==> flow/design.v <==
module signal_generator(input clk25,
       input rst,
       output hsyncOut,
       output vsyncOut,
       output [9:0] xposOut,
       output [9:0] yposOut);
reg
[9:0] xpos;
reg
[9:0] ypos;
wire
endline = (xpos == 799);
always
@(posedge clk25) begin
 if (rst || endline)
   xpos <= 0;
 else
   xpos <= xpos + 1;
end
always
@(posedge clk25) begin
 if (rst)
  ypos <= 0;
 else if (endline) begin
  if (ypos == 520)
   ypos <= 0;
  else
   ypos <= ypos + 1; 
 end
end
reg
hsync, vsync;
always
@(posedge clk25) begin
 if (rst) begin
 hsync <= 1'b1;
 vsync <= 1'b1;
 end else begin
 hsync <= ~(xpos > 664 && xpos
<= 759);   
 vsync <= ~(ypos == 490 || ypos ==
491);    
 end
end
assign
hsyncOut = hsync;
assign
vsyncOut = vsync;
assign
xposOut = xpos;
assign
yposOut = ypos;
endmodule
module game(input clk25,
    input rst,
    input [9:0] xpos,
    input [9:0] ypos,
    input rota,
    input rotb,
    input de,
    output red,
    output green,
    output blue);
reg [8:0] paddlePosition;
reg [27:0] counter;
always @(posedge clk25)
begin
 if (rst) begin
  counter <= 0;
  paddlePosition <= 160;
 end
 else begin
  counter <= counter + 1;
  if (counter == 250_000)
    begin
      counter <= 0;
if(rota || rotb)
begin
 if(rota) begin
  if(paddlePosition < 520)         
   paddlePosition <= paddlePosition + 3 ; 
 end
 else if(rotb) begin
  if(paddlePosition >= 0)         
   paddlePosition <= paddlePosition - 3;  
 end
end
end
 end
end
reg [9:0] ballX;
reg [8:0] ballY;
reg ballXpos, ballYpos;
reg Xbounce, Ybounce;
wire endOfFrame = (xpos == 0 && ypos == 480);
integer b; 
always @(posedge clk25) begin
 if (rst) begin
  ballX <= 0;
  ballY <= 0;
 end
 else if (endOfFrame) begin  
  if (ballX == 0 && ballY == 0) begin   
  ballX <= 25;
  ballY <= 280;  
  end
  else begin
   if (ballXpos ^ Xbounce) 
    ballX <= ballX + b;  
   else 
    ballX <= ballX - b;  
   if (ballYpos ^ Ybounce) 
    ballY <= ballY + b;   
   else
    ballY <= ballY - b;   
  end
 end 
end
reg [5:0] missTimer; 
reg brick_alive1;
reg brick_alive2;
reg brick_alive3;
reg brick_alive4;
reg brick_alive5;
reg brick_alive6;
reg brick_alive7;
reg brick_alive8;
reg brick_alive9; 
reg brick_alive10;
reg brick_alive11;
reg brick_alive12;
reg brick_alive13;
reg brick_alive14;
reg brick_alive15;
reg brick_alive16;
reg brick_alive17;
reg brick_alive18;
reg brick_alive19;
reg brick_alive20;
reg brick_alive21;
reg brick_alive22;
reg brick_alive23;
reg brick_alive24;
reg brick_alive25;
reg brick_alive26;
reg brick_alive27;
reg brick_alive28;
reg brick_alive29;
reg brick_alive30;
reg brick_alive31;
reg brick_alive32;
reg brick_alive33;
reg brick_alive34;
reg brick_alive35;
reg brick_alive36;
reg brick_alive37;
reg brick_alive38;  
reg brick_alive39;
reg brick_alive40;
reg brick_alive41;
reg brick_alive42;
reg brick_alive43;
reg brick_alive44;
reg brick_alive45; 
reg brick_alive46;
reg brick_alive47;
reg brick_alive48;
reg brick_alive49;
reg brick_alive50;
reg brick_alive51;
reg brick_alive52;
reg brick_alive53;
reg brick_alive54;
reg brick_alive55;
reg brick_alive56;
reg brick_alive57;
reg brick_alive58;
reg brick_alive59;
reg brick_alive60;
reg brick_alive61;
reg brick_alive62;
reg brick_alive63;
reg brick_alive64;
reg brick_alive65;
reg brick_alive66;
reg brick_alive67;
reg brick_alive68;
reg brick_alive69;
reg brick_alive70;
reg brick_alive71;
reg brick_alive72;
reg brick_alive73;
reg brick_alive74;
reg brick_alive75;
reg brick_alive76;
reg brick_alive77;
reg brick_alive78;
reg brick_alive79;
reg brick_alive80;
reg brick_alive81;
reg brick_alive82;
reg brick_alive83;
reg brick_alive84;
reg brick_alive85;
reg brick_alive86;
reg brick_alive87;
reg brick_alive88;
reg brick_alive89;
reg brick_alive90;
reg brick_alive91;
reg brick_alive92;
reg brick_alive93;
reg brick_alive94;
reg brick_alive95;
reg brick_alive96;
wire area = (xpos < 640 && ypos < 480);
wire top = (area && ypos <= 10);
wire bottom = (area && ypos >= 476);
wire left = (area && xpos <= 3);
wire right = (area && xpos >= 637);
wire border = (area && (left || right || top ));
wire brick1 = ((area && xpos >= 13 && xpos <=55 && ypos<=50 && ypos>=30)&& brick_alive1);
wire brick2 = ((area && xpos >= 65 && xpos <=107 && ypos<=50 && ypos>=30)&& brick_alive2);
wire brick3 = ((area && xpos >= 117 && xpos <=159 && ypos<=50 && ypos>=30)&& brick_alive3);
wire brick4 = ((area && xpos >= 169 && xpos <=211 && ypos<=50 && ypos>=30)&& brick_alive4);
wire brick5 = ((area && xpos >= 221 && xpos <=263 && ypos<=50 && ypos>=30)&& brick_alive5);
wire brick6 = ((area && xpos >= 273 && xpos <=315 && ypos<=50 && ypos>=30)&& brick_alive6);
wire brick7 = ((area && xpos >= 325 && xpos <=367 && ypos<=50 && ypos>=30)&& brick_alive7);
wire brick8 = ((area && xpos >= 377 && xpos <=419 && ypos<=50 && ypos>=30)&& brick_alive8);
wire brick9 = ((area && xpos >= 429 && xpos <=471 && ypos<=50 && ypos>=30)&& brick_alive9);
wire brick10 = ((area && xpos >= 481 && xpos <=523 && ypos<=50 && ypos>=30)&& brick_alive10);
wire brick11 = ((area && xpos >= 533 && xpos <=575 && ypos<=50 && ypos>=30)&& brick_alive11);
wire brick12 = ((area && xpos >= 585 && xpos <=627 && ypos<=50 && ypos>=30)&& brick_alive12);
wire brick13 = ((area && xpos >= 13 && xpos <=55 && ypos<=80 && ypos>=60)&& brick_alive13);
wire brick14 = ((area && xpos >= 65 && xpos <=107 && ypos<=80 && ypos>=60)&& brick_alive14);
wire brick15 = ((area && xpos >= 117 && xpos <=159 && ypos<=80 && ypos>=60)&& brick_alive15);
wire brick16 = ((area && xpos >= 169 && xpos <=211 && ypos<=80 && ypos>=60)&& brick_alive16);
wire brick17 = ((area && xpos >= 221 && xpos <=263 && ypos<=80 && ypos>=60)&& brick_alive17);
wire brick18 = ((area && xpos >= 273 && xpos <=315 && ypos<=80 && ypos>=60)&& brick_alive18);
wire brick19 = ((area && xpos >= 325 && xpos <=367 && ypos<=80 && ypos>=60)&& brick_alive19);
wire brick20 = ((area && xpos >= 377 && xpos <=419 && ypos<=80 && ypos>=60)&& brick_alive20);
wire brick21 = ((area && xpos >= 429 && xpos <=471 && ypos<=80 && ypos>=60)&& brick_alive21);
wire brick22 = ((area && xpos >= 481 && xpos <=523 && ypos<=80 && ypos>=60)&& brick_alive22);
wire brick23 = ((area && xpos >= 533 && xpos <=575 && ypos<=80 && ypos>=60)&& brick_alive23);
wire brick24 = ((area && xpos >= 585 && xpos <=627 && ypos<=80 && ypos>=60)&& brick_alive24);
wire brick25 = ((area && xpos >= 13 && xpos <=55 && ypos<=110 && ypos>=90)&& brick_alive25);
wire brick26 = ((area && xpos >= 65 && xpos <=107 && ypos<=110 && ypos>=90)&& brick_alive26);
wire brick27 = ((area && xpos >= 117 && xpos <=159 && ypos<=110 && ypos>=90)&& brick_alive27);
wire brick28 = ((area && xpos >= 169 && xpos <=211 && ypos<=110 && ypos>=90)&& brick_alive28);
wire brick29 = ((area && xpos >= 221 && xpos <=263 && ypos<=110 && ypos>=90)&& brick_alive29);
wire brick30 = ((area && xpos >= 273 && xpos <=315 && ypos<=110 && ypos>=90)&& brick_alive30);
wire brick31 = ((area && xpos >= 325 && xpos <=367 && ypos<=110 && ypos>=90)&& brick_alive31);
wire brick32 = ((area && xpos >= 377 && xpos <=419 && ypos<=110 && ypos>=90)&& brick_alive32);
wire brick33 = ((area && xpos >= 429 && xpos <=471 && ypos<=110 && ypos>=90)&& brick_alive33);
wire brick34 = ((area && xpos >= 481 && xpos <=523 && ypos<=110 && ypos>=90)&& brick_alive34);
wire brick35 = ((area && xpos >= 533 && xpos <=575 && ypos<=110 && ypos>=90)&& brick_alive35);
wire brick36 = ((area && xpos >= 585 && xpos <=627 && ypos<=110 && ypos>=90)&& brick_alive36);
wire brick37 = ((area && xpos >= 13 && xpos <=55 && ypos<=140 && ypos>=120)&& brick_alive37);
wire brick38 = ((area && xpos >= 65 && xpos <=107 && ypos<=140 && ypos>=120)&& brick_alive38);
wire brick39 = ((area && xpos >= 117 && xpos <=159 && ypos<=140 && ypos>=120)&& brick_alive39);
wire brick40 = ((area && xpos >= 169 && xpos <=211 && ypos<=140 && ypos>=120)&& brick_alive40);
wire brick41 = ((area && xpos >= 221 && xpos <=263 && ypos<=140 && ypos>=120)&& brick_alive41);
wire brick42 = ((area && xpos >= 273 && xpos <=315 && ypos<=140 && ypos>=120)&& brick_alive42);
wire brick43 = ((area && xpos >= 325 && xpos <=367 && ypos<=140 && ypos>=120)&& brick_alive43);
wire brick44 = ((area && xpos >= 377 && xpos <=419 && ypos<=140 && ypos>=120)&& brick_alive44);
wire brick45 = ((area && xpos >= 429 && xpos <=471 && ypos<=140 && ypos>=120)&& brick_alive45);
wire brick46 = ((area && xpos >= 481 && xpos <=523 && ypos<=140 && ypos>=120)&& brick_alive46);
wire brick47 = ((area && xpos >= 533 && xpos <=575 && ypos<=140 && ypos>=120)&& brick_alive47);
wire brick48 = ((area && xpos >= 585 && xpos <=627 && ypos<=140 && ypos>=120)&& brick_alive48);
wire brick49 = ((area && xpos >= 13 && xpos <=55 && ypos<=170 && ypos>=150)&& brick_alive49);
wire brick50 = ((area && xpos >= 65 && xpos <=107 && ypos<=170 && ypos>=150)&& brick_alive50);
wire brick51 = ((area && xpos >= 117 && xpos <=159 && ypos<=170 && ypos>=150)&& brick_alive51);
wire brick52 = ((area && xpos >= 169 && xpos <=211 && ypos<=170 && ypos>=150)&& brick_alive52);
wire brick53 = ((area && xpos >= 221 && xpos <=263 && ypos<=170 && ypos>=150)&& brick_alive53);
wire brick54 = ((area && xpos >= 273 && xpos <=315 && ypos<=170 && ypos>=150)&& brick_alive54);
wire brick55 = ((area && xpos >= 325 && xpos <=367 && ypos<=170 && ypos>=150)&& brick_alive55);
wire brick56 = ((area && xpos >= 377 && xpos <=419 && ypos<=170 && ypos>=150)&& brick_alive56);
wire brick57 = ((area && xpos >= 429 && xpos <=471 && ypos<=170 && ypos>=150)&& brick_alive57);
wire brick58 = ((area && xpos >= 481 && xpos <=523 && ypos<=170 && ypos>=150)&& brick_alive58);
wire brick59 = ((area && xpos >= 533 && xpos <=575 && ypos<=170 && ypos>=150)&& brick_alive59);
wire brick60 = ((area && xpos >= 585 && xpos <=627 && ypos<=170 && ypos>=150)&& brick_alive60);
wire brick61 = ((area && xpos >= 13 && xpos <=55 && ypos<=200 && ypos>=180)&& brick_alive61);
wire brick62 = ((area && xpos >= 65 && xpos <=107 && ypos<=200 && ypos>=180)&& brick_alive62);
wire brick63 = ((area && xpos >= 117 && xpos <=159 && ypos<=200 && ypos>=180)&& brick_alive63);
wire brick64 = ((area && xpos >= 169 && xpos <=211 && ypos<=200 && ypos>=180)&& brick_alive64);
wire brick65 = ((area && xpos >= 221 && xpos <=263 && ypos<=200 && ypos>=180)&& brick_alive65);
wire brick66 = ((area && xpos >= 273 && xpos <=315 && ypos<=200 && ypos>=180)&& brick_alive66);
wire brick67 = ((area && xpos >= 325 && xpos <=367 && ypos<=200 && ypos>=180)&& brick_alive67);
wire brick68 = ((area && xpos >= 377 && xpos <=419 && ypos<=200 && ypos>=180)&& brick_alive68);
wire brick69 = ((area && xpos >= 429 && xpos <=471 && ypos<=200 && ypos>=180)&& brick_alive69);
wire brick70 = ((area && xpos >= 481 && xpos <=523 && ypos<=200 && ypos>=180)&& brick_alive70);
wire brick71 = ((area && xpos >= 533 && xpos <=575 && ypos<=200 && ypos>=180)&& brick_alive71);
wire brick72 = ((area && xpos >= 585 && xpos <=627 && ypos<=200 && ypos>=180)&& brick_alive72);
wire brick73 = ((area && xpos >= 13 && xpos <=55 && ypos<=230 && ypos>=210)&& brick_alive73);
wire brick74 = ((area && xpos >= 65 && xpos <=107 && ypos<=230 && ypos>=210)&& brick_alive74);
wire brick75 = ((area && xpos >= 117 && xpos <=159 && ypos<=230 && ypos>=210)&& brick_alive75);
wire brick76 = ((area && xpos >= 169 && xpos <=211 && ypos<=230 && ypos>=210)&& brick_alive76);
wire brick77 = ((area && xpos >= 221 && xpos <=263 && ypos<=230 && ypos>=210)&& brick_alive77);
wire brick78 = ((area && xpos >= 273 && xpos <=315 && ypos<=230 && ypos>=210)&& brick_alive78);
wire brick79 = ((area && xpos >= 325 && xpos <=367 && ypos<=230 && ypos>=210)&& brick_alive79);
wire brick80 = ((area && xpos >= 377 && xpos <=419 && ypos<=230 && ypos>=210)&& brick_alive80);
wire brick81 = ((area && xpos >= 429 && xpos <=471 && ypos<=230 && ypos>=210)&& brick_alive81);
wire brick82 = ((area && xpos >= 481 && xpos <=523 && ypos<=230 && ypos>=210)&& brick_alive82);
wire brick83 = ((area && xpos >= 533 && xpos <=575 && ypos<=230 && ypos>=210)&& brick_alive83);
wire brick84 = ((area && xpos >= 585 && xpos <=627 && ypos<=230 && ypos>=210)&& brick_alive84);
wire brick85 = ((area && xpos >= 13 && xpos <=55 && ypos<=260 && ypos>=240)&& brick_alive85);
wire brick86 = ((area && xpos >= 65 && xpos <=107 && ypos<=260 && ypos>=240)&& brick_alive86);
wire brick87 = ((area && xpos >= 117 && xpos <=159 && ypos<=260 && ypos>=240)&& brick_alive87);
wire brick88 = ((area && xpos >= 169 && xpos <=211 && ypos<=260 && ypos>=240)&& brick_alive88);
wire brick89 = ((area && xpos >= 221 && xpos <=263 && ypos<=260 && ypos>=240)&& brick_alive89);
wire brick90 = ((area && xpos >= 273 && xpos <=315 && ypos<=260 && ypos>=240)&& brick_alive90);
wire brick91 = ((area && xpos >= 325 && xpos <=367 && ypos<=260 && ypos>=240)&& brick_alive91);
wire brick92 = ((area && xpos >= 377 && xpos <=419 && ypos<=260 && ypos>=240)&& brick_alive92);
wire brick93 = ((area && xpos >= 429 && xpos <=471 && ypos<=260 && ypos>=240)&& brick_alive93);
wire brick94 = ((area && xpos >= 481 && xpos <=523 && ypos<=260 && ypos>=240)&& brick_alive94);
wire brick95 = ((area && xpos >= 533 && xpos <=575 && ypos<=260 && ypos>=240)&& brick_alive95);
wire brick96 = ((area && xpos >= 585 && xpos <=627 && ypos<=260 && ypos>=240)&& brick_alive96);
integer a;
wire paddle = (xpos >= paddlePosition+4 && xpos <= paddlePosition+80+a && ypos >= 440 && ypos <= 447); 
wire ball = (xpos >= ballX && xpos <= ballX+5 && ypos >= ballY && ypos <= ballY+5); 
wire background = (area && !(border || paddle || ball));
wire missed = area && missTimer != 0;
assign red   = { missed || border || paddle || ball || brick1 || brick2 || brick3 || brick4 || brick5 || brick6 || brick7 || brick8 
                                                 || brick9 || brick10 || brick11 || brick12 || brick13 || brick14 || brick15 || brick16 
                 || brick17 || brick18 || brick19 || brick20 || brick21 || brick22 || brick23 || brick24 
                 || brick73 || brick74 || brick75 || brick76 || brick77 || brick78 || brick79 || brick80 
                 || brick81 || brick82 || brick83 || brick84 || brick85 || brick86 || brick87 || brick88 
                 || brick89 || brick90 || brick91 || brick92 || brick93 || brick94 || brick95 || brick96};
assign green = {  missed ||  border || paddle ||ball || brick25 || brick26 || brick27 || brick28 || brick29 || brick32
                 || brick33 || brick34 || brick35 || brick36 || brick37 || brick38 || brick39 || brick40 
                 || brick41 || brick42 || brick43 || brick44 || brick45 || brick46 || brick47 || brick48 
                 || brick49 || brick50 || brick51 || brick52 || brick53 || brick54 || brick55 || brick56 
                 || brick57 || brick58 || brick59 || brick60 || brick61 || brick62 || brick63 || brick64 
                 || brick65 || brick66 || brick67 || brick68 || brick69 || brick70 || brick71 || brick72 
                 || brick73 || brick74 || brick75 || brick76 || brick77 || brick78 || brick79 || brick80 
                 || brick81 || brick82 || brick83 || brick84 || brick85 || brick86 || brick87 || brick88 
                 || brick89 || brick90 || brick91 || brick92 || brick93 || brick94 || brick95 || brick96 };
assign blue  = {  missed ||  border || paddle || ball || brick25 || brick26 || brick27 || brick28 || brick29 || brick30 || brick31 || brick32 
                 || brick33 || brick34 || brick35 || brick36 || brick37 || brick38 || brick39 || brick40 
               || brick41 || brick42 || brick43 || brick44 || brick45 || brick46 || brick47 || brick48};
always @(posedge clk25) begin
 if (rst) begin
  Xbounce <= 0;
  Ybounce <= 0;
  ballXpos <= 1;
  ballYpos <= 1;
  missTimer <= 0;
a=4;
b=3;
brick_alive1=1;
brick_alive2=1;
brick_alive3=1;
brick_alive4=1;
brick_alive5=1;
brick_alive6=1;
brick_alive7=1;
brick_alive8=1;
brick_alive9=1;
brick_alive10=1;
brick_alive11=1;
brick_alive12=1;
brick_alive13=1;
brick_alive14=1;
brick_alive15=1;
brick_alive16=1;
brick_alive17=1;
brick_alive18=1;
brick_alive19=1;
brick_alive20=1;
brick_alive21=1;
brick_alive22=1;
brick_alive23=1;
brick_alive24=1;
brick_alive25=1;
brick_alive26=1;
brick_alive27=1;
brick_alive28=1;
brick_alive29=1;
brick_alive30=1;
brick_alive31=1;
brick_alive32=1;
brick_alive33=1;
brick_alive34=1;
brick_alive35=1;
brick_alive36=1;
brick_alive37=1;
brick_alive38=1;
brick_alive39=1;
brick_alive40=1;
brick_alive41=1;
brick_alive42=1;
brick_alive43=1;
brick_alive44=1;
brick_alive45=1;
brick_alive46=1;
brick_alive47=1;
brick_alive48=1;
brick_alive49=1;
brick_alive50=1;
brick_alive51=1;
brick_alive52=1;
brick_alive53=1;
brick_alive54=1;
brick_alive55=1;
brick_alive56=1;
brick_alive57=1;
brick_alive58=1;
brick_alive59=1;
brick_alive60=1;
brick_alive61=1;
brick_alive62=1;
brick_alive63=1;
brick_alive64=1;
brick_alive65=1;
brick_alive66=1;
brick_alive67=1;
brick_alive68=1;
brick_alive69=1;
brick_alive70=1;
brick_alive71=1;
brick_alive72=1;
brick_alive73=1;
brick_alive74=1;
brick_alive75=1;
brick_alive76=1;
brick_alive77=1;
brick_alive78=1;
brick_alive79=1;
brick_alive80=1;
brick_alive81=1;
brick_alive82=1;
brick_alive83=1;
brick_alive84=1;
brick_alive85=1;
brick_alive86=1;
brick_alive87=1;
brick_alive88=1;
brick_alive89=1;
brick_alive90=1;
brick_alive91=1;
brick_alive92=1;
brick_alive93=1;
brick_alive94=1;
brick_alive95=1;
brick_alive96=1;
 end
 else if (!endOfFrame) begin
  if (ball && (left || right))
   Xbounce <= 1;
  if (ball && (top || bottom || (paddle && ballYpos)))
   Ybounce <= 1;
  if (ball && bottom)
   missTimer <= 60; 
   if (de==1'b1) begin
a=4;
b=3;
brick_alive1=1;
brick_alive2=1;
brick_alive3=1;
brick_alive4=1;
brick_alive5=1;
brick_alive6=1;
brick_alive7=1;
brick_alive8=1;
brick_alive9=1; 
brick_alive10=1;
brick_alive11=1;
brick_alive12=1;
brick_alive13=1;
brick_alive14=1;
brick_alive15=1;
brick_alive16=1;
brick_alive17=1;
brick_alive18=1;
brick_alive19=1;
brick_alive20=1;
brick_alive21=1;
brick_alive22=1;
brick_alive23=1;
brick_alive24=1;
brick_alive25=1;
brick_alive26=1;
brick_alive27=1;
brick_alive28=1;
brick_alive29=1;
brick_alive30=1;
brick_alive31=1;
brick_alive32=1;
brick_alive33=1;
brick_alive34=1;
brick_alive35=1;
brick_alive36=1;
brick_alive37=1;
brick_alive38=1;  
brick_alive39=1;
brick_alive40=1;
brick_alive41=1;
brick_alive42=1;
brick_alive43=1;
brick_alive44=1;
brick_alive45=1; 
brick_alive46=1;
brick_alive47=1;
brick_alive48=1;
brick_alive49=1;
brick_alive50=1;
brick_alive51=1;
brick_alive52=1;
brick_alive53=1;
brick_alive54=1;
brick_alive55=1;
brick_alive56=1;
brick_alive57=1;
brick_alive58=1;
brick_alive59=1;
brick_alive60=1;
brick_alive61=1;
brick_alive62=1;
brick_alive63=1;
brick_alive64=1;
brick_alive65=1;
brick_alive66=1;
brick_alive67=1;
brick_alive68=1;
brick_alive69=1;
brick_alive70=1;
brick_alive71=1;
brick_alive72=1;
brick_alive73=1;
brick_alive74=1;
brick_alive75=1;
brick_alive76=1;
brick_alive77=1;
brick_alive78=1;
brick_alive79=1;
brick_alive80=1;
brick_alive81=1;
brick_alive82=1;
brick_alive83=1;
brick_alive84=1;
brick_alive85=1;
brick_alive86=1;
brick_alive87=1;
brick_alive88=1;
brick_alive89=1;
brick_alive90=1;
brick_alive91=1;
brick_alive92=1;
brick_alive93=1;
brick_alive94=1;
brick_alive95=1;
brick_alive96=1;
   end
     if (ball && (area && xpos >= 13 && xpos <=55 && ypos<=50 && ypos>=30)) 
     brick_alive1 = 0;
     if (ball && (area && xpos >= 65 && xpos <=107 && ypos<=50 && ypos>=30)) 
     brick_alive2=0;
     if (ball&& (area && xpos >= 117 && xpos <=159 && ypos<=50 && ypos>=30))
     brick_alive3=0;
     if ( ball && (area && xpos >= 169 && xpos <=211 && ypos<=50 && ypos>=30)) 
    brick_alive4=0;
     if ( ball && (area && xpos >= 221 && xpos <=263 && ypos<=50 && ypos>=30)) 
    brick_alive5=0;
     if ( ball&& (area && xpos >= 273 && xpos <=315 && ypos<=50 && ypos>=30)) 
    brick_alive6=0;
     if (ball&& (area && xpos >= 325 && xpos <=367 && ypos<=50 && ypos>=30)) begin
    brick_alive7=0;
    end
     if ( ball&& (area && xpos >= 377 && xpos <=419 && ypos<=50 && ypos>=30)) begin
    brick_alive8=0;
    end
     if ( ball&& (area && xpos >= 429 && xpos <=471 && ypos<=50 && ypos>=30)) begin
    brick_alive9=0;
    end
     if ( ball && (area && xpos >= 481 && xpos <=523 && ypos<=50 && ypos>=30)) begin
    brick_alive10=0;
    end
     if ( ball && (area && xpos >= 533 && xpos <=575 && ypos<=50 && ypos>=30)) begin
    brick_alive11=0;
    end
     if ( ball && (area && xpos >= 585 && xpos <=627 && ypos<=50 && ypos>=30)) begin
    brick_alive12=0;
    end
     if (ball && (area && xpos >= 13 && xpos <=55 && ypos<=80 && ypos>=60))begin
     brick_alive13 = 0;
    end
     if (ball && (area && xpos >= 65 && xpos <=107 && ypos<=80 && ypos>=60)) begin
     brick_alive14=0;
    end
     if (ball&& (area && xpos >= 117 && xpos <=159 && ypos<=80 && ypos>=60))begin
     brick_alive15=0;
    end
     if ( ball && (area && xpos >= 169 && xpos <=211 && ypos<=80 && ypos>=60)) begin
    brick_alive16=0;
    end
     if ( ball && (area && xpos >= 221 && xpos <=263 && ypos<=80 && ypos>=60)) begin
    brick_alive17=0;
    end
     if ( ball&& (area && xpos >= 273 && xpos <=315 && ypos<=80 && ypos>=60)) begin
    brick_alive18=0;
    end
     if (ball&& (area && xpos >= 325 && xpos <=367 && ypos<=80 && ypos>=60)) begin
    brick_alive19=0;
    end
     if ( ball&& (area && xpos >= 377 && xpos <=419 && ypos<=80 && ypos>=60)) begin
    brick_alive20=0;
    end
     if ( ball&& (area && xpos >= 429 && xpos <=471 && ypos<=80 && ypos>=60)) begin
    brick_alive21=0;
    end
     if ( ball && (area && xpos >= 481 && xpos <=523 && ypos<=80 && ypos>=60)) begin
    brick_alive22=0;
    end
     if ( ball && (area && xpos >= 533 && xpos <=575 && ypos<=80 && ypos>=60)) begin
    brick_alive23=0;
    end
     if ( ball && (area && xpos >= 585 && xpos <=627 && ypos<=80 && ypos>=60)) begin
    brick_alive24=0;
    end
     if (ball && (area && xpos >= 13 && xpos <=55 && ypos<=110 && ypos>=90)) begin
     brick_alive25 = 0;
    end
     if (ball && (area && xpos >= 65 && xpos <=107 && ypos<=110 && ypos>=90)) begin
     brick_alive26=0;
    end
     if (ball&& (area && xpos >= 117 && xpos <=159 && ypos<=110 && ypos>=90))begin
     brick_alive27=0;
    end
     if ( ball && (area && xpos >= 169 && xpos <=211 && ypos<=110 && ypos>=90)) begin
    brick_alive28=0;
    end
     if ( ball && (area && xpos >= 221 && xpos <=263 && ypos<=110 && ypos>=90)) begin
    brick_alive29=0;
    end
     if ( ball&& (area && xpos >= 273 && xpos <=315 && ypos<=110 && ypos>=90)) begin
    brick_alive30=0;
    a=40;
    end
     if (ball&& (area && xpos >= 325 && xpos <=367 && ypos<=110 && ypos>=90)) begin
    brick_alive31=0;
    b=5;
    end
     if ( ball&& (area && xpos >= 377 && xpos <=419 && ypos<=110 && ypos>=90)) begin
    brick_alive32=0;
    end
     if ( ball&& (area && xpos >= 429 && xpos <=471 && ypos<=110 && ypos>=90)) begin
    brick_alive33=0;
    end
     if ( ball && (area && xpos >= 481 && xpos <=523 && ypos<=110 && ypos>=90)) begin
    brick_alive34=0;
    end
     if ( ball && (area && xpos >= 533 && xpos <=575 && ypos<=110 && ypos>=90)) begin
    brick_alive35=0;
    end
     if ( ball && (area && xpos >= 585 && xpos <=627 && ypos<=110 && ypos>=90)) begin
    brick_alive36=0;
    end
     if (ball && (area && xpos >= 13 && xpos <=55 && ypos<=140 && ypos>=120))begin
     brick_alive37 = 0;
    end
     if (ball && (area && xpos >= 65 && xpos <=107 && ypos<=140 && ypos>=120)) begin
     brick_alive38=0;
    end
     if (ball&& (area && xpos >= 117 && xpos <=159 && ypos<=140 && ypos>=120))begin
     brick_alive39=0;
    end
     if ( ball && (area && xpos >= 169 && xpos <=211 && ypos<=140 && ypos>=120)) begin
    brick_alive40=0;
    end
     if ( ball && (area && xpos >= 221 && xpos <=263 && ypos<=140 && ypos>=120)) begin
    brick_alive41=0;
    end
     if ( ball&& (area && xpos >= 273 && xpos <=315 && ypos<=140 && ypos>=120)) begin
    brick_alive42=0;
    end
     if (ball&& (area && xpos >= 325 && xpos <=367 && ypos<=140 && ypos>=120)) begin
    brick_alive43=0;
    end
     if ( ball&& (area && xpos >= 377 && xpos <=419 && ypos<=140 && ypos>=120)) begin
    brick_alive44=0;
    end
     if ( ball&& (area && xpos >= 429 && xpos <=471 && ypos<=140 && ypos>=120)) begin
    brick_alive45=0;
    end
     if ( ball && (area && xpos >= 481 && xpos <=523 && ypos<=140 && ypos>=120)) begin
    brick_alive46=0;
    end
     if ( ball && (area && xpos >= 533 && xpos <=575 && ypos<=140 && ypos>=120)) begin
    brick_alive47=0;
    end
     if ( ball && (area && xpos >= 585 && xpos <=627 && ypos<=140 && ypos>=120)) begin
    brick_alive48=0;
    end
     if (ball && (area && xpos >= 13 && xpos <=55 && ypos<=170 && ypos>=150)) begin
     brick_alive49 = 0;
    end
     if (ball && (area && xpos >= 65 && xpos <=107 && ypos<=170 && ypos>=150)) begin
     brick_alive50=0;
    end
     if (ball&& (area && xpos >= 117 && xpos <=159 && ypos<=170 && ypos>=150))begin
     brick_alive51=0;
    end
     if ( ball && (area && xpos >= 169 && xpos <=211 && ypos<=170 && ypos>=150)) begin
    brick_alive52=0;
    end
     if ( ball && (area && xpos >= 221 && xpos <=263 && ypos<=170 && ypos>=150)) begin
    brick_alive53=0;
    end
     if ( ball&& (area && xpos >= 273 && xpos <=315 && ypos<=170 && ypos>=150)) begin
    brick_alive54=0;
    end
     if (ball&& (area && xpos >= 325 && xpos <=367 && ypos<=170 && ypos>=150)) begin
    brick_alive55=0;
    end
     if ( ball&& (area && xpos >= 377 && xpos <=419 && ypos<=170 && ypos>=150)) begin
    brick_alive56=0;
    end
     if ( ball&& (area && xpos >= 429 && xpos <=471 && ypos<=170 && ypos>=150)) begin
    brick_alive57=0;
    end
     if ( ball && (area && xpos >= 481 && xpos <=523 && ypos<=170 && ypos>=150)) begin
    brick_alive58=0;
    end
     if ( ball && (area && xpos >= 533 && xpos <=575 && ypos<=170 && ypos>=150)) begin
    brick_alive59=0;
    end
     if ( ball && (area && xpos >= 585 && xpos <=627 && ypos<=170 && ypos>=150)) begin
    brick_alive60=0;
    end
     if (ball && (area && xpos >= 13 && xpos <=55 && ypos<=200 && ypos>=180)) begin
     brick_alive61 = 0;
    end
     if (ball && (area && xpos >= 65 && xpos <=107 && ypos<=200 && ypos>=180)) begin
     brick_alive62=0;
    end
     if (ball&& (area && xpos >= 117 && xpos <=159 && ypos<=200 && ypos>=180))begin
     brick_alive63=0;
    end
     if ( ball && (area && xpos >= 169 && xpos <=211 && ypos<=200 && ypos>=180)) begin
    brick_alive64=0;
    end
     if ( ball && (area && xpos >= 221 && xpos <=263 && ypos<=200 && ypos>=180)) begin
    brick_alive65=0;
    end
     if ( ball&& (area && xpos >= 273 && xpos <=315 && ypos<=200 && ypos>=180)) begin
    brick_alive66=0;
    end
     if (ball&& (area && xpos >= 325 && xpos <=367 && ypos<=200 && ypos>=180)) begin
    brick_alive67=0;
    end
     if ( ball&& (area && xpos >= 377 && xpos <=419 && ypos<=200 && ypos>=180)) begin
    brick_alive68=0;
    end
     if ( ball&& (area && xpos >= 429 && xpos <=471 && ypos<=200 && ypos>=180)) begin
    brick_alive69=0;   
    end
     if ( ball && (area && xpos >= 481 && xpos <=523 && ypos<=200 && ypos>=180)) begin
    brick_alive70=0;
    end
     if ( ball && (area && xpos >= 533 && xpos <=575 && ypos<=200 && ypos>=180)) begin
    brick_alive71=0;
    end
     if ( ball && (area && xpos >= 585 && xpos <=627 && ypos<=200 && ypos>=180)) begin
    brick_alive72=0;
    end
     if (ball && (area && xpos >= 13 && xpos <=55 && ypos<=230 && ypos>=210)) begin
     brick_alive73 =0;
    end
     if (ball && (area && xpos >= 65 && xpos <=107 && ypos<=230 && ypos>=210)) begin
     brick_alive74=0;
    end
     if (ball&& (area && xpos >= 117 && xpos <=159 && ypos<=230 && ypos>=210))begin
     brick_alive75=0;
    end
     if ( ball && (area && xpos >= 169 && xpos <=211 && ypos<=230 && ypos>=210)) begin
    brick_alive76=0;
    end
     if ( ball && (area && xpos >= 221 && xpos <=263 && ypos<=230 && ypos>=210)) begin
    brick_alive77=0;
    end
     if ( ball&& (area && xpos >= 273 && xpos <=315 && ypos<=230 && ypos>=210)) begin
    brick_alive78=0;
    end
     if (ball&& (area && xpos >= 325 && xpos <=367 && ypos<=230 && ypos>=210)) begin
    brick_alive79=0;
    end
     if ( ball&& (area && xpos >= 377 && xpos <=419 && ypos<=230 && ypos>=210)) begin
    brick_alive80=0;
    end
     if ( ball&& (area && xpos >= 429 && xpos <=471 && ypos<=230 && ypos>=210)) begin
    brick_alive81=0;
    end
     if ( ball && (area && xpos >= 481 && xpos <=523 && ypos<=230 && ypos>=210)) begin
    brick_alive82=0;
    end
     if ( ball && (area && xpos >= 533 && xpos <=575 && ypos<=230 && ypos>=210)) begin
    brick_alive83=0;
    end
     if ( ball && (area && xpos >= 585 && xpos <=627 && ypos<=230 && ypos>=210)) begin
    brick_alive84=0;
    end
     if (ball && (area && xpos >= 13 && xpos <=55 && ypos<=260 && ypos>=240)) begin
     brick_alive85 = 0;
    end
     if (ball && (area && xpos >= 65 && xpos <=107 && ypos<=260 && ypos>=240)) begin
     brick_alive86=0;
    end
     if (ball&& (area && xpos >= 117 && xpos <=159 && ypos<=260 && ypos>=240))begin
     brick_alive87=0;
    end
     if ( ball && (area && xpos >= 169 && xpos <=211 && ypos<=260 && ypos>=240)) begin
    brick_alive88=0;
    end
     if ( ball && (area && xpos >= 221 && xpos <=263 && ypos<=260 && ypos>=240)) begin
    brick_alive89=0;
    end
     if ( ball&& (area && xpos >= 273 && xpos <=315 && ypos<=260 && ypos>=240)) begin
    brick_alive90=0;
    end
     if (ball&& (area && xpos >= 325 && xpos <=367 && ypos<=260 && ypos>=240)) begin
    brick_alive91=0;
    end
     if ( ball&& (area && xpos >= 377 && xpos <=419 && ypos<=260 && ypos>=240)) begin
    brick_alive92=0;
    end
     if ( ball&& (area && xpos >= 429 && xpos <=471 && ypos<=260 && ypos>=240)) begin
    brick_alive93=0;
    end
     if ( ball && (area && xpos >= 481 && xpos <=523 && ypos<=260 && ypos>=240)) begin
    brick_alive94=0;
    end
     if ( ball && (area && xpos >= 533 && xpos <=575 && ypos<=260 && ypos>=240)) begin
    brick_alive95=0;
    end
     if ( ball && (area && xpos >= 585 && xpos <=627 && ypos<=260 && ypos>=240)) begin
    brick_alive96=0;
    end    
 end
  else begin
  if (ballX == 0 && ballY == 0) begin 
   ballXpos <= 1;
   ballYpos <= 1;
   Xbounce <= 0;
   Ybounce <= 0;
  end 
  else begin
   if (Xbounce)
    ballXpos <= ~ballXpos;
   if (Ybounce)
    ballYpos <= ~ballYpos;   
   Xbounce <= 0;  
   Ybounce <= 0;  
   if (missTimer != 0)
    missTimer <= missTimer - 1;
  end
 end
end  
endmodule
module breakout(
    input  clk,
    input  rst,
    input  rota,
    input  rotb,
    input  de,
    output red,
    output green,
    output blue,
    output hsync,
    output vsync
    );
wire [9:0] xpos;
wire [9:0] ypos;
signal_generator signal_generator_inst(clk, rst, hsync, vsync, xpos, ypos);
game game_inst(clk, rst, xpos, ypos, ~rota, ~rotb, ~de, red, green, blue);
endmodule
From RTL to reports: breakout:

Tool output for the design above, in the order of the flow.
Lines are those of the file above, counted from 1.
Cell names lack the library's common part.
Not given: --

* top: breakout
* clock input: clk
* cell library: sky130hd
* library corner: tt_025C_1v80

After elaboration:

Source: Yosys, flattened and elaborated, memories not mapped. Widths are those after wreduce. Registers that Yosys merges into a memory's read port (data or address) are not register bits. Print and check cells do not count. Equal cells are merged and count once.

* order comparisons: 58
* shift operators: 0
* muxes and demuxes: 118
* equal/unequal tests: 106
* $mul: 0
* reduce/logical cells: 685
* div/mod/pow operators: 0
* bitwise gates (word level): 9
* add/subtract/negate cells: 15

Operators by type and width (count)
* 1-bit logical AND: 428
* 2-bit AND reduction: 98
* 2-bit by 1-bit inequality test with 1-bit output (second input constant): 97
* 1-bit logical OR: 147
* 1-bit two-way mux: 101
* 10-bit by 32-bit <= comparator with 1-bit output: 3
* 10-bit by 9-bit >= comparator with 1-bit output (second input constant): 7
* 10-bit by 9-bit <= comparator with 1-bit output (second input constant): 7
* 32-bit two-way mux: 2
* 10-bit by 8-bit >= comparator with 1-bit output (second input constant): 6
* 10-bit by 8-bit <= comparator with 1-bit output (second input constant): 6
* 9-bit two-way mux: 6
* 10-bit two-way mux: 5
* 10-bit <= comparator (second input constant): 4
* 10-bit by 7-bit >= comparator with 1-bit output (second input constant): 4
* 10-bit by 32-bit >= comparator with 1-bit output: 1
* 32-bit adder: 1
* 10-bit >= comparator (second input constant): 3
* 10-bit by 7-bit <= comparator with 1-bit output (second input constant): 3
* 10-bit by 9-bit equality test with 1-bit output (second input constant): 3
* 28-bit by 1-bit adder with 28-bit output (second input constant): 1
* 28-bit by 18-bit equality test with 1-bit output (second input constant): 1
* 6-bit two-way mux: 4
* 10-bit by 1-bit adder with 10-bit output (second input constant): 2
* 10-bit equality test (second input constant): 2
* 10-bit by 6-bit <= comparator with 1-bit output (second input constant): 2
* 10-bit zero test: 2
* 9-bit by 3-bit adder with 10-bit output (second input constant): 2

Not listed: further kinds 30, cells in them 43.

* latch bits: 0
* bits in writable memories: 0
* word width x clocked read ports: 0
* output and inout bits: 5
* memory cells: 0
* register bits after elaboration: 226
* elaborated cells: 1102
* ROM bits: 0

Longest topological paths:

Longest topological path by Yosys (ltp), each cell counted once; first at word level (registers and memories cut), then after technology mapping (sequential cells cut; the memories' decode and read muxes count).

* word-level depth: 79
* ABC_AREA: 0
* depth in mapped cells: 18

Netlist:

Yosys stat after the flow's synthesis: flattened, memories mapped to cells. It holds for the ABC_AREA given above (unset counts as 0); a run with the other value may have another netlist.

* cell count: 1324
* sequential part of the area: 3723.6 sq um
* cell area after synthesis: 11061.9 sq um
* flip-flop cells: 186
* buffer cells: 62

Cell types (count)
* dfxtp_1: 186
* ha_1: 99
* nor2_1: 154
* a21oi_1: 112
* o22a_1: 47
* xnor2_1: 47
* xor2_1: 46
* nand2_1: 103
* o21ai_0: 61
* inv_1: 57
* clkbuf_1: 51
* nand3_1: 35
* a222oi_1: 15
* nand4_1: 23
* a31oi_1: 21
* and3_1: 20
* nor3_1: 25
* a22oi_1: 14

Other cell types: 59; their cells: 208.
By module: a second synthesis without flattening, with its own total; a netlist apart from the flattened one above.

* cells (unflattened synthesis): 1365
* area (unflattened synthesis): 11151.9 sq um

Rows give one instance, submodules left out.

By module
* game: instances 1, area 10085.9 sq um, cells 1242
* signal_generator: instances 1, area 1054.8 sq um, cells 120
* breakout: instances 1, area 11.3 sq um, cells 3

Worst setup path after synthesis:

Path of least setup slack by OpenSTA after synthesis, without wires, with an ideal clock, recovery checks aside; 20% of the period is set as input and as output delay. Where synthesis merged equal registers, the netlist keeps one of their names.

* kind: flip-flop to output port
* from: register game_inst.paddlePosition[2]
* to: output blue
* output delay: 8000 ps
* period: 40000 ps
* delay of the path: 3240 ps
* path slack: 28760 ps
* data arrival time: 3240 ps
* stages on the path: 19
* synthesis period reached: 11240 ps

"delay of the path" = arrival - input delay + setup time.
At an output port there is no setup time.
"stages on the path": output pins that drive a net of the path, with the launching flip-flop's if there is one; two outputs of one cell count as two.
"synthesis period reached" = period - worst setup slack (recovery checks aside). The figure is calculated, with input and output delays left at 20% of the set period.
The rows between start and end are the longest chain of elaborated cells between them; the timing report does not say that the signal goes this way. Where chains are equally long, one stands for them.
Each line given opens the expression or statement behind the cell; cells for indexed reads and writes are added by Yosys, which also makes memories of some case tables.
At most two assigning lines are given for a register; there are more.

* cells stage by stage: dfxtp_1 ha_1 inv_1 fa_1 nor2_1 a21oi_1 nor2b_1 o21ai_0 o21ai_0 a21oi_1 xor2_1 ha_1 nand4_1 a21oi_1 a21oi_1 o211a_1 nor4_1 nor4b_1 o21ai_0
* length of the longest elaborated chain: 32
* elaborated cells between the ends (all ways): 34
* classes of those cells: 3 x add/sub; 2 x compare; 29 x reduce/logical

Ends and longest elaborated chain, post-synthesis
* from (decl): line 64 `reg [8:0] paddlePosition;`
* from (assign): line 81 `paddlePosition <= paddlePosition + 3 ;`
* from (assign): line 85 `paddlePosition <= paddlePosition - 3;`
* 9-bit by 7-bit adder with 10-bit output: line 319 `wire paddle = (xpos >= paddlePosition+4 && xpos <= paddlePosition+80+a && ypos >= 440 && ypos <= 447);`
* 32-bit adder: line 319
* 10-bit by 32-bit <= comparator with 1-bit output: line 319
* 1-bit logical AND (3 in a row): line 319
* 1-bit logical OR (26 in a row): line 338 `assign blue  = {  missed ||  border || paddle || ball || brick25 || brick26 || brick27 || brick28 || brick29 | ...`
* to (decl): line 867 `output blue,`

Path in the finished layout:

From the final timing report of run 1: the path of least setup slack in the routed layout; clock arrival at registers is part of the times.
The path's times are printed in steps of 10 ps; the period is the one set.

* kind: flip-flop to output port
* from: register game_inst.paddlePosition[4]
* to: output blue
* output delay: 3020 ps
* period: 15100 ps
* stages on the path: 18
* path slack: 7030 ps
* data arrival time: 5050 ps

The rows between start and end are the longest chain of elaborated cells between them; the timing report does not say that the signal goes this way. Where chains are equally long, one stands for them.
At most two assigning lines are given for a register; there are more.

* cells stage by stage: dfxtp_1 ha_1 ha_1 a21oi_1 nor2b_1 o21ai_0 o21ai_0 a21oi_1 xor2_1 ha_1 nand4_1 a21oi_1 a21oi_1 o211a_1 nor4_1 nor4b_1 o21ai_0 clkdlybuf4s50_1
* length of the longest elaborated chain: 32
* elaborated cells between the ends (all ways): 34
* classes of those cells: 3 x add/sub; 2 x compare; 29 x reduce/logical

Ends and longest elaborated chain, post-layout
* from (decl): line 64 `reg [8:0] paddlePosition;`
* from (assign): line 81 `paddlePosition <= paddlePosition + 3 ;`
* from (assign): line 85 `paddlePosition <= paddlePosition - 3;`
* 9-bit by 7-bit adder with 10-bit output: line 319 `wire paddle = (xpos >= paddlePosition+4 && xpos <= paddlePosition+80+a && ypos >= 440 && ypos <= 447);`
* 32-bit adder: line 319
* 10-bit by 32-bit <= comparator with 1-bit output: line 319
* 1-bit logical AND (3 in a row): line 319
* 1-bit logical OR (26 in a row): line 338 `assign blue  = {  missed ||  border || paddle || ball || brick25 || brick26 || brick27 || brick28 || brick29 | ...`
* to (decl): line 867 `output blue,`

Lab notebook: breakout

Settings and measured results of 2 stored flow runs for module breakout (sky130hd), not sorted in any way. The constraints put input and output delay at 20% of the set period each and load the outputs with 0.01 pF.
"period achieved" = clock period - worst setup slack. The figure is calculated, with input and output delays left at 20% of the set period.
"time used up by the worst setup path" is the time allowed to the run's worst setup path (the clock period less input and output delay, where it has them) less its slack. Clock arrival times count: a late capture clock shortens it, a late launch clock lengthens it.
"total power of the final layout" is the tool's figure for a default switching activity; nothing was simulated.
"time used up by the worst setup path" is given in steps of 10 ps.

### Run 1

==> flow/run.sh <==
#!/bin/bash
# the make line also repeats the synthesis and layout settings of config.mk as NAME=value (left out here)
make -C /OpenROAD-flow-scripts/flow DESIGN_CONFIG=/design/flow/config.mk WORK_HOME=/design/flow/orfs CLKGATE_MAP_FILE= finish
==> flow/config.mk <==
export PLATFORM = sky130hd
export DESIGN_NAME = breakout
export DESIGN_NICKNAME = breakout
export VERILOG_FILES = /design/flow/design.v
export SDC_FILE = /design/flow/constraint.sdc
export NUM_CORES = 4
export LEC_CHECK = 0
export ABC_AREA = 0
export CAP_MARGIN = 20
export CORE_ASPECT_RATIO = 1.49
export CORE_MARGIN = 10
export CORE_UTILIZATION = 31
export CTS_CLUSTER_DIAMETER = 213
export GPL_ROUTABILITY_DRIVEN = 0
export GPL_TIMING_DRIVEN = 1
export PLACE_DENSITY_LB_ADDON = 0.26
export SETUP_SLACK_MARGIN = 1.39
export SLEW_MARGIN = 5
export TNS_END_PERCENT = 50
==> flow/constraint.sdc <==
create_clock -name core_clock -period 15.1 [get_ports {clk}]
set_input_delay 3.0200 -clock core_clock [delete_from_list [all_inputs] [get_ports {clk}]]
set_output_delay 3.0200 -clock core_clock [all_outputs]
set_load 0.01 [all_outputs]

Results of run 1:
- Area inside the die boundary: 43790.1 sq um
- Total negative slack on setup checks: 0 ps
- Standard-cell area of the final layout: 12354.3 sq um
- Worst hold slack in the final report: 476 ps
- Total power of the final layout: 1.063 mW
- Cell area after synthesis: 11061.9 sq um
- Time used up by the worst setup path: 5050 ps
- Worst setup path type: flip-flop to output port
- Period achieved: 8065 ps
- Post-route utilization: 0.35
- Smallest setup slack: 7035 ps

### Run 2

==> flow/run.sh <==
#!/bin/bash
# the make line also repeats the synthesis and layout settings of config.mk as NAME=value (left out here)
make -C /OpenROAD-flow-scripts/flow DESIGN_CONFIG=/design/flow/config.mk WORK_HOME=/design/flow/orfs CLKGATE_MAP_FILE= finish
==> flow/config.mk <==
export PLATFORM = sky130hd
export DESIGN_NAME = breakout
export DESIGN_NICKNAME = breakout
export VERILOG_FILES = /design/flow/design.v
export SDC_FILE = /design/flow/constraint.sdc
export NUM_CORES = 4
export LEC_CHECK = 0
export ABC_AREA = 1
export CAP_MARGIN = 20
export CELL_PAD_IN_SITES_DETAIL_PLACEMENT = 2
export CELL_PAD_IN_SITES_GLOBAL_PLACEMENT = 1
export CORE_MARGIN = 5
export CORE_UTILIZATION = 40
export CTS_CLUSTER_SIZE = 37
export GPL_TIMING_DRIVEN = 0
export HOLD_SLACK_MARGIN = -0.1
export MIN_ROUTING_LAYER = met1
export SLEW_MARGIN = 25
export TNS_END_PERCENT = 70
==> flow/constraint.sdc <==
create_clock -name core_clock -period 13.4 [get_ports {clk}]
set_input_delay 2.6800 -clock core_clock [delete_from_list [all_inputs] [get_ports {clk}]]
set_output_delay 2.6800 -clock core_clock [all_outputs]
set_load 0.01 [all_outputs]

Results of run 2:
- Area inside the die boundary: 34821.4 sq um
- Total negative slack on setup checks: 0 ps
- Standard-cell area of the final layout: 13661.9 sq um
- Worst hold slack in the final report: 479 ps
- Total power of the final layout: 1.198 mW
- Cell area after synthesis: 12475.7 sq um
- Time used up by the worst setup path: 4580 ps
- Worst setup path type: flip-flop to output port
- Period achieved: 7265 ps
- Post-route utilization: 0.445
- Smallest setup slack: 6135 ps
